==> flow/design.v <==
module gain_block( 
	input signed [11:0] ip_data, 
	input ip_clock, 
	input ip_reset, 
	output [11:0] op_data
); 
	parameter signed [11:0] gain = 12'd1024;
	reg signed [11:0] reg_ip_data; 
	always@(posedge ip_clock or negedge ip_reset) begin 
		if(ip_reset == 1'd0) begin 
			reg_ip_data <= 12'd0;
		end else begin  
			reg_ip_data <= ip_data; 
		end 
	end 
	reg signed [11:0] reg_gain;
	wire signed [23:0] wire_gain; 
	assign wire_gain = reg_ip_data * gain;
	always@(posedge ip_clock or negedge ip_reset) begin 
		if(ip_reset == 1'd0) begin 
			reg_gain <= 12'd0;
		end else begin 
			reg_gain <= wire_gain[23:12]; 
		end 
	end 
	assign op_data = reg_gain; 
endmodule 
module abs_block( 
	input signed [11:0] ip_data,
	input ip_clock,
	input ip_reset,
	output [11:0] op_data
); 
	reg signed [11:0] reg_op_abs; 
	always@(posedge ip_clock or negedge ip_reset) begin 
		if(ip_reset == 1'd0) begin 
			reg_op_abs <= 12'd0;
		end else begin 
			if(ip_data < 12'sd0) begin 
				reg_op_abs <= -ip_data;
			end else begin 
				reg_op_abs <= ip_data; 
			end 
		end 
	end 
	assign op_data = reg_op_abs;
endmodule 
module power_estimation(
	input signed [11:0] ip_data,
	input ip_clock,
	input ip_reset,
	output [11:0] op_data
); 
	reg signed [11:0] reg_delay; 
	always@(posedge ip_clock or negedge ip_reset) begin 
		if(ip_reset == 1'd0) begin 
			reg_delay <= 12'd0;
		end else begin 
			reg_delay <= ip_data; 
		end 
	end 
	reg signed [11:0] reg_delay_2; 
	always@(posedge ip_clock or negedge ip_reset) begin 
		if(ip_reset == 1'd0) begin 
			reg_delay_2 <= 12'd0;
		end else begin 
			reg_delay_2 <= reg_delay; 
		end 
	end 
	reg signed [11:0] reg_delay_3; 
	always@(posedge ip_clock or negedge ip_reset) begin 
		if(ip_reset == 1'd0) begin 
			reg_delay_3 <= 12'd0;
		end else begin 
			reg_delay_3 <= reg_delay_2; 
		end 
	end
	reg signed [11:0] reg_delay_4; 
	always@(posedge ip_clock or negedge ip_reset) begin 
		if(ip_reset == 1'd0) begin 
			reg_delay_4 <= 12'd0;
		end else begin 
			reg_delay_4 <= reg_delay_3; 
		end 
	end
	reg signed [11:0] reg_delay_5; 
	always@(posedge ip_clock or negedge ip_reset) begin 
		if(ip_reset == 1'd0) begin 
			reg_delay_5 <= 12'd0;
		end else begin 
			reg_delay_5 <= reg_delay_4; 
		end 
	end
	reg signed [11:0] reg_delay_6; 
	always@(posedge ip_clock or negedge ip_reset) begin 
		if(ip_reset == 1'd0) begin 
			reg_delay_6 <= 12'd0;
		end else begin 
			reg_delay_6 <= reg_delay_5; 
		end 
	end
	reg signed [11:0] reg_delay_7; 
	always@(posedge ip_clock or negedge ip_reset) begin 
		if(ip_reset == 1'd0) begin 
			reg_delay_7 <= 12'd0;
		end else begin 
			reg_delay_7 <= reg_delay_6; 
		end 
	end
	reg signed [11:0] reg_delay_8; 
	always@(posedge ip_clock or negedge ip_reset) begin 
		if(ip_reset == 1'd0) begin 
			reg_delay_8 <= 12'd0;
		end else begin 
			reg_delay_8 <= reg_delay_7; 
		end 
	end
	reg signed [11:0] reg_delay_9; 
	always@(posedge ip_clock or negedge ip_reset) begin 
		if(ip_reset == 1'd0) begin 
			reg_delay_9 <= 12'd0;
		end else begin 
			reg_delay_9 <= reg_delay_8; 
		end 
	end 
	reg signed [11:0] reg_delay_10; 
	always@(posedge ip_clock or negedge ip_reset) begin 
		if(ip_reset == 1'd0) begin 
			reg_delay_10 <= 12'd0;
		end else begin 
			reg_delay_10 <= reg_delay_9; 
		end 
	end
	reg signed [11:0] reg_delay_11; 
	always@(posedge ip_clock or negedge ip_reset) begin 
		if(ip_reset == 1'd0) begin 
			reg_delay_11 <= 12'd0;
		end else begin 
			reg_delay_11 <= reg_delay_10; 
		end 
	end
	reg signed [11:0] reg_delay_12; 
	always@(posedge ip_clock or negedge ip_reset) begin 
		if(ip_reset == 1'd0) begin 
			reg_delay_12 <= 12'd0;
		end else begin 
			reg_delay_12 <= reg_delay_11; 
		end 
	end
	reg signed [11:0] reg_delay_13; 
	always@(posedge ip_clock or negedge ip_reset) begin 
		if(ip_reset == 1'd0) begin 
			reg_delay_13 <= 12'd0;
		end else begin 
			reg_delay_13 <= reg_delay_12; 
		end 
	end
	reg signed [11:0] reg_delay_14; 
	always@(posedge ip_clock or negedge ip_reset) begin 
		if(ip_reset == 1'd0) begin 
			reg_delay_14 <= 12'd0;
		end else begin 
			reg_delay_14 <= reg_delay_13; 
		end 
	end
	reg signed [11:0] reg_delay_15; 
	always@(posedge ip_clock or negedge ip_reset) begin 
		if(ip_reset == 1'd0) begin 
			reg_delay_15 <= 12'd0;
		end else begin 
			reg_delay_15 <= reg_delay_14; 
		end 
	end
	reg signed [11:0] reg_delay_16; 
	always@(posedge ip_clock or negedge ip_reset) begin 
		if(ip_reset == 1'd0) begin 
			reg_delay_16 <= 12'd0;
		end else begin 
			reg_delay_16 <= reg_delay_15; 
		end 
	end 
	reg signed [11:0] reg_delay_17; 
	always@(posedge ip_clock or negedge ip_reset) begin 
		if(ip_reset == 1'd0) begin 
			reg_delay_17 <= 12'd0;
		end else begin 
			reg_delay_17 <= reg_delay_16; 
		end 
	end 
	reg signed [11:0] reg_delay_18; 
	always@(posedge ip_clock or negedge ip_reset) begin 
		if(ip_reset == 1'd0) begin 
			reg_delay_18 <= 12'd0;
		end else begin 
			reg_delay_18 <= reg_delay_17; 
		end 
	end
	reg signed [11:0] reg_delay_19; 
	always@(posedge ip_clock or negedge ip_reset) begin 
		if(ip_reset == 1'd0) begin 
			reg_delay_19 <= 12'd0;
		end else begin 
			reg_delay_19 <= reg_delay_18; 
		end 
	end 
	reg signed [11:0] reg_delay_20; 
	always@(posedge ip_clock or negedge ip_reset) begin 
		if(ip_reset == 1'd0) begin 
			reg_delay_20 <= 12'd0;
		end else begin 
			reg_delay_20 <= reg_delay_19; 
		end 
	end 
	reg signed [11:0] reg_delay_21; 
	always@(posedge ip_clock or negedge ip_reset) begin 
		if(ip_reset == 1'd0) begin 
			reg_delay_21 <= 12'd0;
		end else begin 
			reg_delay_21 <= reg_delay_20; 
		end 
	end
	reg signed [11:0] reg_delay_22; 
	always@(posedge ip_clock or negedge ip_reset) begin 
		if(ip_reset == 1'd0) begin 
			reg_delay_22 <= 12'd0;
		end else begin 
			reg_delay_22 <= reg_delay_21; 
		end 
	end
	reg signed [11:0] reg_delay_23; 
	always@(posedge ip_clock or negedge ip_reset) begin 
		if(ip_reset == 1'd0) begin 
			reg_delay_23 <= 12'd0;
		end else begin 
			reg_delay_23 <= reg_delay_22; 
		end 
	end
	reg signed [11:0] reg_delay_24; 
	always@(posedge ip_clock or negedge ip_reset) begin 
		if(ip_reset == 1'd0) begin 
			reg_delay_24 <= 12'd0;
		end else begin 
			reg_delay_24 <= reg_delay_23; 
		end 
	end
	reg signed [11:0] reg_delay_25; 
	always@(posedge ip_clock or negedge ip_reset) begin 
		if(ip_reset == 1'd0) begin 
			reg_delay_25 <= 12'd0;
		end else begin 
			reg_delay_25 <= reg_delay_24; 
		end 
	end 
	reg signed [11:0] reg_delay_26; 
	always@(posedge ip_clock or negedge ip_reset) begin 
		if(ip_reset == 1'd0) begin 
			reg_delay_26 <= 12'd0;
		end else begin 
			reg_delay_26 <= reg_delay_25; 
		end 
	end 
	reg signed [11:0] reg_delay_27; 
	always@(posedge ip_clock or negedge ip_reset) begin 
		if(ip_reset == 1'd0) begin 
			reg_delay_27 <= 12'd0;
		end else begin 
			reg_delay_27 <= reg_delay_26; 
		end 
	end
	reg signed [11:0] reg_delay_28; 
	always@(posedge ip_clock or negedge ip_reset) begin 
		if(ip_reset == 1'd0) begin 
			reg_delay_28 <= 12'd0;
		end else begin 
			reg_delay_28 <= reg_delay_27; 
		end 
	end 
	reg signed [11:0] reg_delay_29; 
	always@(posedge ip_clock or negedge ip_reset) begin 
		if(ip_reset == 1'd0) begin 
			reg_delay_29 <= 12'd0;
		end else begin 
			reg_delay_29 <= reg_delay_28; 
		end 
	end 
	reg signed [11:0] reg_delay_30; 
	always@(posedge ip_clock or negedge ip_reset) begin 
		if(ip_reset == 1'd0) begin 
			reg_delay_30 <= 12'd0;
		end else begin 
			reg_delay_30 <= reg_delay_29; 
		end 
	end 
	reg signed [11:0] reg_delay_31; 
	always@(posedge ip_clock or negedge ip_reset) begin 
		if(ip_reset == 1'd0) begin 
			reg_delay_31 <= 12'd0;
		end else begin 
			reg_delay_31 <= reg_delay_30; 
		end 
	end 
	reg signed [11:0] reg_sum; 
	wire signed [15:0] wire_sum; 
	assign wire_sum = (ip_data + reg_delay + reg_delay_2 + reg_delay_3 + reg_delay_4 + reg_delay_5 + reg_delay_6 + reg_delay_7 + reg_delay_8 + reg_delay_9 + reg_delay_10
						 + reg_delay_11 + reg_delay_12 + reg_delay_13 + reg_delay_14 + reg_delay_15 + reg_delay_16 + reg_delay_17 + reg_delay_18 + reg_delay_19 + reg_delay_20 
						 + reg_delay_21 + reg_delay_22 + reg_delay_23 + reg_delay_24 + reg_delay_25 + reg_delay_26 + reg_delay_27 + reg_delay_28 + reg_delay_29 + reg_delay_30 + reg_delay_31);
	always@(posedge ip_clock or negedge ip_reset) begin 
		if(ip_reset == 1'd0) begin 
			reg_sum <= 12'd0;
		end else begin 
			reg_sum <= wire_sum[15:4]; 
		end 
	end 
	assign op_data = reg_sum;
endmodule 
module gain_error( 
	input signed [11:0] ip_data, 
	input ip_clock, 
	input ip_reset, 
	output [11:0] op_data
); 
	parameter signed [11:0] reference = 12'd2048; 
	wire signed [11:0] wire_error;  
	reg signed [11:0] reg_error;
	assign wire_error = reference - ip_data;
	always@(posedge ip_clock or negedge ip_reset) begin 
		if(ip_reset == 1'd0) begin 
			reg_error <= 12'd0;
		end else begin 
			reg_error <= wire_error;
		end 
	end 
	assign op_data = reg_error; 
endmodule 
module accumulator( 
	input signed [11:0] ip_data, 
	input ip_clock, 
	input ip_reset, 
	output [11:0] op_data
);  
	reg signed [15:0] reg_sum; 
	reg [4:0] reg_counter;
	always@(posedge ip_clock or negedge ip_reset) begin 
		if(ip_reset == 1'd0) begin 
			reg_sum <= 16'd0; 
			reg_counter <= 5'd0;
		end else begin 
			if(reg_counter == 5'd31) begin 
				reg_sum <= reg_sum;
			end else begin 
				reg_sum <= reg_sum + ip_data; 
			end 
			reg_counter <= reg_counter + 4'd1;
		end 
	end 
	assign op_data = reg_sum[15:4]; 
endmodule 
module product_block(
	input signed [11:0] ip_data, 
	input signed [11:0] ip_data_2,
	input ip_clock, 
	input ip_reset,
	output [11:0] op_data
); 
	reg signed [11:0] reg_product; 
	wire signed [23:0] wire_product; 
	assign wire_product = ip_data * ip_data_2;
	always@(posedge ip_clock or negedge ip_reset) begin 
		if(ip_reset == 1'd0) begin 
			reg_product <= 12'd0;
		end else begin 
			reg_product <= wire_product[23:12]; 
		end 
	end
	assign op_data = reg_product;
endmodule 
module agc_ref_correction(
	input signed [11:0] ip_data, 
	input ip_clock,
	input ip_reset, 
	output [11:0] op_data
); 
	wire signed [11:0] get_op_gain; 
	gain_block gain_block_inst( 
		.ip_data(ip_data), 
		.ip_clock(ip_clock), 
		.ip_reset(ip_reset), 
		.op_data(get_op_gain)
	); 
	wire signed [11:0] get_op_abs; 
	abs_block abs_block_inst(
		.ip_data(get_op_gain), 
		.ip_clock(ip_clock), 
		.ip_reset(ip_reset), 
		.op_data(get_op_abs)
	); 
	wire signed [11:0] get_op_power_est; 
	power_estimation power_estimation_inst( 
		.ip_data(get_op_abs), 
		.ip_clock(ip_clock), 
		.ip_reset(ip_reset), 
		.op_data(get_op_power_est)
	); 
	wire signed [11:0] get_op_gain_error; 
	gain_error gain_error_inst( 
		.ip_data(get_op_power_est), 
		.ip_clock(ip_clock), 
		.ip_reset(ip_reset), 
		.op_data(get_op_gain_error)
	);
	wire signed [11:0] get_op_acc;  
	accumulator accumulator_inst(
		.ip_data(get_op_gain_error), 
		.ip_clock(ip_clock), 
		.ip_reset(ip_reset), 
		.op_data(get_op_acc)
	);
	wire signed [11:0] get_op_product; 
	product_block product_block_inst( 
		.ip_data(ip_data), 
		.ip_data_2(get_op_acc),
		.ip_clock(ip_clock), 
		.ip_reset(ip_reset), 
		.op_data(get_op_product)
	); 
	assign op_data = get_op_product;
endmodule 
Ticket comment

Step by step through the tools: agc_ref_correction

Tool output for the design above before and after an edit, in the order of the flow.
Lines under "unedited" count in the file above, lines under "edited" in the edited file.
"difference" is "edited" less "unedited", of the values as shown; "relative change" is that difference over "unedited", in percent.
Cell names lack the library's common part.
Not given: n/a

Design top: agc_ref_correction
Clock port: ip_clock
Standard-cell library: sky130hd
Library corner: tt_025C_1v80

The edit

The edit as a unified diff against the file above.
This change comes from a script, not from a designer. The edited design behaves differently; no optimisation was intended.

```diff
@@ -365,5 +365,5 @@
 	reg signed [11:0] reg_product; 
 	wire signed [23:0] wire_product; 
-	assign wire_product = ip_data * ip_data_2;
+	assign wire_product = ip_data + ip_data_2;
 	always@(posedge ip_clock or negedge ip_reset) begin 
 		if(ip_reset == 1'd0) begin 
```

Elaborated design

Counts by Yosys on the flattened word-level netlist (proc, flatten, opt, wreduce; memories kept). Register bits leave out memories and registers merged into their read ports (data or address); mux counts leave out enables and synchronous resets folded into registers. Print and check cells are left out. Cells with the same type and inputs are merged into one.

Operators by class:

| element            | unedited | edited | difference | relative change (%) |
| $add $sub $neg     | 35       | 36     | +1         | +2.86 |
| multiply operators | 1        | 0      | -1         | -100.00 |
| eq/ne operators    | 1        | 1      | 0          | 0.00 |
| order comparisons  | 1        | 1      | 0          | 0.00 |
| multiplexer cells  | 1        | 1      | 0          | 0.00 |

Operators with widths:

| operator                                                       | unedited | edited | difference | relative change (%) |
| 12-bit by 12-bit adder with 13-bit output                      | 1        | 2      | +1         | +100.00 |
| 12-bit by 12-bit multiplier with 24-bit output                 | 1        | 0      | -1         | -100.00 |
| 16-bit by 12-bit adder with 16-bit output                      | 31       | 31     | 0          | 0.00 |
| 5-bit by 1-bit adder with 5-bit output with constant B         | 1        | 1      | 0          | 0.00 |
| 5-bit == test with constant B                                  | 1        | 1      | 0          | 0.00 |
| 10-bit by 1-bit < comparator with 1-bit output with constant B | 1        | 1      | 0          | 0.00 |
| 12-bit 2-to-1 mux                                              | 1        | 1      | 0          | 0.00 |
| 10-bit negation with 12-bit output                             | 1        | 1      | 0          | 0.00 |
| 12-bit subtractor with constant A                              | 1        | 1      | 0          | 0.00 |

Bit counts:

| element                     | unedited | edited | difference | relative change (%) |
| elaborated cells            | 78       | 78     | 0          | 0.00 |
| output and inout bits       | 12       | 12     | 0          | 0.00 |
| flip-flop bits (word level) | 463      | 463    | 0          | 0.00 |
| input bits                  | 14       | 14     | 0          | 0.00 |

Depth

Depth = most cells in a row (Yosys ltp): at word level without a register or memory, in the mapped netlist without a sequential cell, where the memories' decode and read muxes count.

Depth:

| element                      | unedited | edited | difference | relative change (%) |
| depth in word-level cells    | 31       | 31     | 0          | 0.00 |
| ABC_AREA                     | 0        | 0      | n/a        | n/a |
| mapped depth                 | 30       | 27     | -3         | -10.00 |
| depth with buffers taken out | 30       | 27     | -3         | -10.00 |

Netlist

Source: synth_stat.txt of the flow (Yosys; design flattened, memories mapped). It holds for the ABC_AREA given above (unset counts as 0); a run with the other value may have another netlist.

Cell types:

| cell     | unedited | edited | difference | relative change (%) |
| inv_1    | 624      | 452    | -172       | -27.56 |
| fa_1     | 501      | 365    | -136       | -27.15 |
| nand2_1  | 119      | 31     | -88        | -73.95 |
| and2_1   | 44       | 3      | -41        | -93.18 |
| ha_1     | 107      | 70     | -37        | -34.58 |
| clkbuf_1 | 29       | 5      | -24        | -82.76 |
| xnor2_1  | 59       | 43     | -16        | -27.12 |
| dfrtp_1  | 461      | 450    | -11        | -2.39 |
| nand2b_1 | 20       | 9      | -11        | -55.00 |
| buf_4    | 0        | 11     | +11        | n/a |
| nor3_1   | 19       | 11     | -8         | -42.11 |
| and3_1   | 12       | 4      | -8         | -66.67 |
| nor2_1   | 40       | 33     | -7         | -17.50 |
| nand3_1  | 10       | 4      | -6         | -60.00 |
| o21ai_1  | 7        | 2      | -5         | -71.43 |
| o21bai_1 | 4        | 0      | -4         | -100.00 |
| o21a_1   | 3        | 7      | +4         | +133.33 |
| nor2b_1  | 9        | 6      | -3         | -33.33 |

Not every row of either side is listed.

Synthesis totals:

| element                           | unedited  | edited    | difference | relative change (%) |
| flip-flop cells                   | 461       | 450       | -11        | -2.39 |
| sequential area (sq mm)           | 0.0115361 | 0.0112608 | -0.0002753 | -2.39 |
| cell area after synthesis (sq mm) | 0.0282246 | 0.0229958 | -0.0052288 | -18.53 |
| standard cells after synthesis    | 2200      | 1628      | -572       | -26.00 |

By module: a second synthesis without flattening, with its own total; a netlist apart from the flattened one above.

Unflattened totals:

| element                                         | unedited  | edited   | difference | relative change (%) |
| cells (unflattened synthesis)                   | 2208      | 1644     | -564       | -25.54 |
| area total of the unflattened synthesis (sq mm) | 0.0283422 | 0.023171 | -0.0051712 | -18.25 |

Rows give one instance, submodules left out.

Modules, unedited:

| module             | instances | cells | seq. area (sq mm) | area (sq mm) |
| (name not given)   | 1         | 1343  | 0.0096092         | 0.0197539 |
| (name not given)   | 1         | 590   | 0.0003003         | 0.0054452 |
| accumulator        | 1         | 171   | 0.0005255         | 0.0015878 |
| abs_block          | 1         | 42    | 0.0003003         | 0.000523 |
| gain_error         | 1         | 40    | 0.0003003         | 0.0005167 |
| gain_block         | 1         | 22    | 0.0005005         | 0.0005155 |
| agc_ref_correction | 1         | 0     | 0                 | 0 |

Modules, edited:

| module             | instances | cells | seq. area (sq mm) | area (sq mm) |
| (name not given)   | 1         | 1337  | 0.0096092         | 0.0197239 |
| accumulator        | 1         | 165   | 0.0005255         | 0.0015465 |
| abs_block          | 1         | 42    | 0.0003003         | 0.000523 |
| gain_error         | 1         | 40    | 0.0003003         | 0.0005167 |
| gain_block         | 1         | 22    | 0.0005005         | 0.0005155 |
| (name not given)   | 1         | 38    | 0.000025          | 0.0003453 |
| agc_ref_correction | 1         | 0     | 0                 | 0 |

Timing after synthesis

Path of least setup slack by OpenSTA after synthesis, without wires, with an ideal clock, recovery checks aside; 20% of the period is set as input and as output delay. Where synthesis merged equal registers, the netlist keeps one of their names.

Timing path post-synthesis:

| element                       | unedited                              | edited                                | difference | relative change (%) |
| path kind                     | reg2reg                               | reg2reg                               | n/a        | n/a |
| from                          | register abs_block_inst.reg_op_abs[1] | register abs_block_inst.reg_op_abs[0] | n/a        | n/a |
| to                            | register (name not given)             | register (name not given)             | n/a        | n/a |
| slack (ps)                    | 3012                                  | 2453                                  | -559       | n/a |
| time at the first pin (ps)    | 0                                     | 0                                     | 0          | n/a |
| data arrival time (ps)        | 6909                                  | 7467                                  | +558       | +8.08 |
| data required time (ps)       | 9920                                  | 9920                                  | 0          | 0.00 |
| stages                        | 28                                    | 26                                    | -2         | -7.14 |
| clock period (ps)             | 10000                                 | 10000                                 | 0          | 0.00 |
| path delay (ps)               | 6989                                  | 7547                                  | +558       | +7.98 |
| synthesis period reached (ps) | 6988                                  | 7547                                  | +559       | +8.00 |

"path delay" = arrival - input delay + setup time.
"stages": output pins that drive a net of the path, with the launching flip-flop's if there is one; two outputs of one cell count as two.
"synthesis period reached" is the clock period less the worst setup slack; recovery checks do not enter. This is arithmetic on one report: input and output delays are still those of the set period (20% each).
Between the ends stands the longest chain of elaborated cells between them, by number of cells; it is not shown to be the way that was timed. Of several equally long chains one is given.
Each line given opens the expression or statement behind the cell; cells for indexed reads and writes are added by Yosys, which also makes memories of some case tables.
At most two assigning lines are given for a register; there are more.

Between the ends, post-synthesis, unedited:
Cells stage by stage: dfrtp_1 -> ha_1 -> a21o_1 -> a21oi_1 -> nand2b_1 -> a21boi_0 -> or3_1 -> a31oi_1 -> xnor2_1 -> fa_1 -> inv_1 -> fa_1 -> fa_1 -> fa_1 -> fa_1 -> fa_1 -> inv_1 -> fa_1 -> fa_1 -> ha_1 -> and2_1 -> o21ai_0 -> nand3_1 -> nand2_1 -> o21ai_1 -> o21a_1 -> nor2_1 -> xnor2_1
Cells in the longest elaborated chain: 31
Elaborated cells between the ends (all ways): 31

RTL lines, path post-synthesis, unedited:

| element                                       | RTL line | RTL |
| start: declaration                            | 34       | `reg signed [11:0] reg_op_abs;` |
| start: assignment                             | 40       | `reg_op_abs <= -ip_data;` |
| start: assignment                             | 42       | `reg_op_abs <= ip_data;` |
| 12-bit by 12-bit adder with 13-bit output     | 304      | `assign wire_sum = (ip_data + reg_delay + reg_delay_2 + reg_delay_3 + reg_delay_4 + reg_delay_5 + reg_delay_6 + ...` |
| 16-bit by 12-bit adder with 16-bit output x30 | 304      |  |
| end: assignment                               | 309      | `reg_sum <= 12'd0;` |
| end: assignment                               | 311      | `reg_sum <= wire_sum[15:4];` |
| end: declaration                              | 302      | `reg signed [11:0] reg_sum;` |

Between the ends, post-synthesis, edited:
Cells stage by stage: dfrtp_1 -> ha_1 -> fa_1 -> a21o_1 -> a21oi_1 -> nor2b_1 -> o21a_1 -> o41a_1 -> a311oi_1 -> xnor2_1 -> fa_1 -> inv_1 -> fa_1 -> fa_1 -> fa_1 -> fa_1 -> fa_1 -> inv_1 -> fa_1 -> fa_1 -> ha_1 -> and3_1 -> a211o_1 -> o31a_1 -> a21oi_2 -> xnor2_1
Cells in the longest elaborated chain: 31
Elaborated cells between the ends (all ways): 31

RTL lines, path post-synthesis, edited:

| element                                       | RTL line | RTL |
| start: declaration                            | 34       | `reg signed [11:0] reg_op_abs;` |
| start: assignment                             | 40       | `reg_op_abs <= -ip_data;` |
| start: assignment                             | 42       | `reg_op_abs <= ip_data;` |
| 12-bit by 12-bit adder with 13-bit output     | 304      | `assign wire_sum = (ip_data + reg_delay + reg_delay_2 + reg_delay_3 + reg_delay_4 + reg_delay_5 + reg_delay_6 + ...` |
| 16-bit by 12-bit adder with 16-bit output x30 | 304      |  |
| end: assignment                               | 309      | `reg_sum <= 12'd0;` |
| end: assignment                               | 311      | `reg_sum <= wire_sum[15:4];` |
| end: declaration                              | 302      | `reg signed [11:0] reg_sum;` |

Timing after layout

Path of least setup slack in the final report of the runs of pair A (OpenROAD, finished layout, wires in). Where an end is a register, its clock arrival counts in the times.
The report prints the path's times to 10 ps; the period is as set.

Timing path after layout:

| element                    | unedited                              | edited                                | difference | relative change (%) |
| path kind                  | reg2reg                               | reg2reg                               | n/a        | n/a |
| from                       | register abs_block_inst.reg_op_abs[0] | register abs_block_inst.reg_op_abs[0] | n/a        | n/a |
| to                         | register (name not given)             | register (name not given)             | n/a        | n/a |
| data arrival time (ps)     | 8000                                  | 8220                                  | +220       | +2.75 |
| time at the first pin (ps) | 580                                   | 560                                   | -20        | -3.45 |
| slack (ps)                 | 450                                   | 250                                   | -200       | n/a |
| data required time (ps)    | 8450                                  | 8470                                  | +20        | +0.24 |
| clock period (ps)          | 7980                                  | 7980                                  | 0          | 0.00 |
| stages                     | 31                                    | 25                                    | -6         | -19.35 |

Between the ends stands the longest chain of elaborated cells between them, by number of cells; it is not shown to be the way that was timed. Of several equally long chains one is given.
At most two assigning lines are given for a register; there are more.

Between the ends, after layout, unedited:
Cells stage by stage: dfrtp_1 -> ha_1 -> inv_1 -> fa_1 -> nor2b_1 -> o21ai_1 -> a21boi_1 -> o21ai_1 -> a21boi_1 -> o21ai_1 -> nor2b_1 -> xnor2_1 -> fa_1 -> inv_1 -> fa_1 -> fa_1 -> fa_1 -> fa_1 -> fa_1 -> inv_1 -> fa_1 -> fa_1 -> ha_1 -> and3_1 -> o2111ai_1 -> nand3_1 -> nand2_1 -> o21ai_1 -> o21a_1 -> nor2_1 -> xnor2_1
Cells in the longest elaborated chain: 31
Elaborated cells between the ends (all ways): 31

RTL lines, path after layout, unedited:

| element                                       | RTL line | RTL |
| start: declaration                            | 34       | `reg signed [11:0] reg_op_abs;` |
| start: assignment                             | 40       | `reg_op_abs <= -ip_data;` |
| start: assignment                             | 42       | `reg_op_abs <= ip_data;` |
| 12-bit by 12-bit adder with 13-bit output     | 304      | `assign wire_sum = (ip_data + reg_delay + reg_delay_2 + reg_delay_3 + reg_delay_4 + reg_delay_5 + reg_delay_6 + ...` |
| 16-bit by 12-bit adder with 16-bit output x30 | 304      |  |
| end: assignment                               | 309      | `reg_sum <= 12'd0;` |
| end: assignment                               | 311      | `reg_sum <= wire_sum[15:4];` |
| end: declaration                              | 302      | `reg signed [11:0] reg_sum;` |

Between the ends, after layout, edited:
Cells stage by stage: dfrtp_1 -> ha_2 -> fa_2 -> a21o_1 -> a21oi_2 -> nor2b_1 -> o21a_1 -> o41a_1 -> xnor2_2 -> fa_1 -> fa_1 -> fa_1 -> fa_1 -> fa_1 -> fa_1 -> fa_1 -> fa_1 -> inv_2 -> ha_4 -> nor2b_1 -> a311o_1 -> a211o_1 -> o31a_1 -> a21oi_2 -> xnor2_1
Cells in the longest elaborated chain: 31
Elaborated cells between the ends (all ways): 31

RTL lines, path after layout, edited:

| element                                       | RTL line | RTL |
| start: declaration                            | 34       | `reg signed [11:0] reg_op_abs;` |
| start: assignment                             | 40       | `reg_op_abs <= -ip_data;` |
| start: assignment                             | 42       | `reg_op_abs <= ip_data;` |
| 12-bit by 12-bit adder with 13-bit output     | 304      | `assign wire_sum = (ip_data + reg_delay + reg_delay_2 + reg_delay_3 + reg_delay_4 + reg_delay_5 + reg_delay_6 + ...` |
| 16-bit by 12-bit adder with 16-bit output x30 | 304      |  |
| end: assignment                               | 309      | `reg_sum <= 12'd0;` |
| end: assignment                               | 311      | `reg_sum <= wire_sum[15:4];` |
| end: declaration                              | 302      | `reg signed [11:0] reg_sum;` |

Measured runs

Runs of the flow (Yosys, OpenROAD) on both versions; the two runs of a pair have the same settings. The constraints put input and output delay at 20% of the set period each and load the outputs with 0.01 pF.

Flow settings, pair A:
CORE_UTILIZATION: 40
PLACE_DENSITY: 0.6
period_ns: 7.98
CAP_MARGIN: 20
CORE_MARGIN: 2
SLEW_MARGIN: 20

Results, pair A:

| element                                   | unedited  | edited    | difference | relative change (%) |
| synthesis area (sq mm)                    | 0.0282246 | 0.0229958 | -0.0052288 | -18.53 |
| final worst hold slack (ps)               | 345       | 346       | +1         | n/a |
| area of the die (sq mm)                   | 0.072703  | 0.0594238 | -0.0132792 | -18.26 |
| total negative slack on setup checks (ps) | 0         | 0         | 0          | n/a |
| smallest setup slack (ps)                 | 447       | 246       | -201       | n/a |
| utilization (%)                           | 45.0      | 45.8      | +0.8       | n/a |
| achieved clock period (ps)                | 7533      | 7734      | +201       | +2.67 |

Flow settings, pair B:
ABC_AREA: 0
CELL_PAD_IN_SITES_DETAIL_PLACEMENT: 1
CELL_PAD_IN_SITES_GLOBAL_PLACEMENT: 2
CORE_MARGIN: 10
CORE_UTILIZATION: 34
CTS_CLUSTER_DIAMETER: 213
CTS_CLUSTER_SIZE: 80
GPL_ROUTABILITY_DRIVEN: 1
MIN_ROUTING_LAYER: met1
PLACE_DENSITY_LB_ADDON: 0.17
SETUP_SLACK_MARGIN: 3.66
SLEW_MARGIN: 0
period_ns: 13.0
CAP_MARGIN: 20

Results, pair B:

| element                                   | unedited  | edited    | difference | relative change (%) |
| synthesis area (sq mm)                    | 0.0282246 | 0.0229958 | -0.0052288 | -18.53 |
| final worst hold slack (ps)               | 366       | 305       | -61        | n/a |
| area of the die (sq mm)                   | 0.0949379 | 0.0784364 | -0.0165015 | -17.38 |
| total negative slack on setup checks (ps) | 0         | 0         | 0          | n/a |
| smallest setup slack (ps)                 | 5086      | 4939      | -147       | n/a |
| utilization (%)                           | 36.7      | 36.8      | +0.1       | n/a |
| achieved clock period (ps)                | 7914      | 8061      | +147       | +1.86 |

By "achieved clock period" is meant the clock period of the run minus its worst setup slack. This is arithmetic on one report: input and output delays are still those of the set period (20% each).
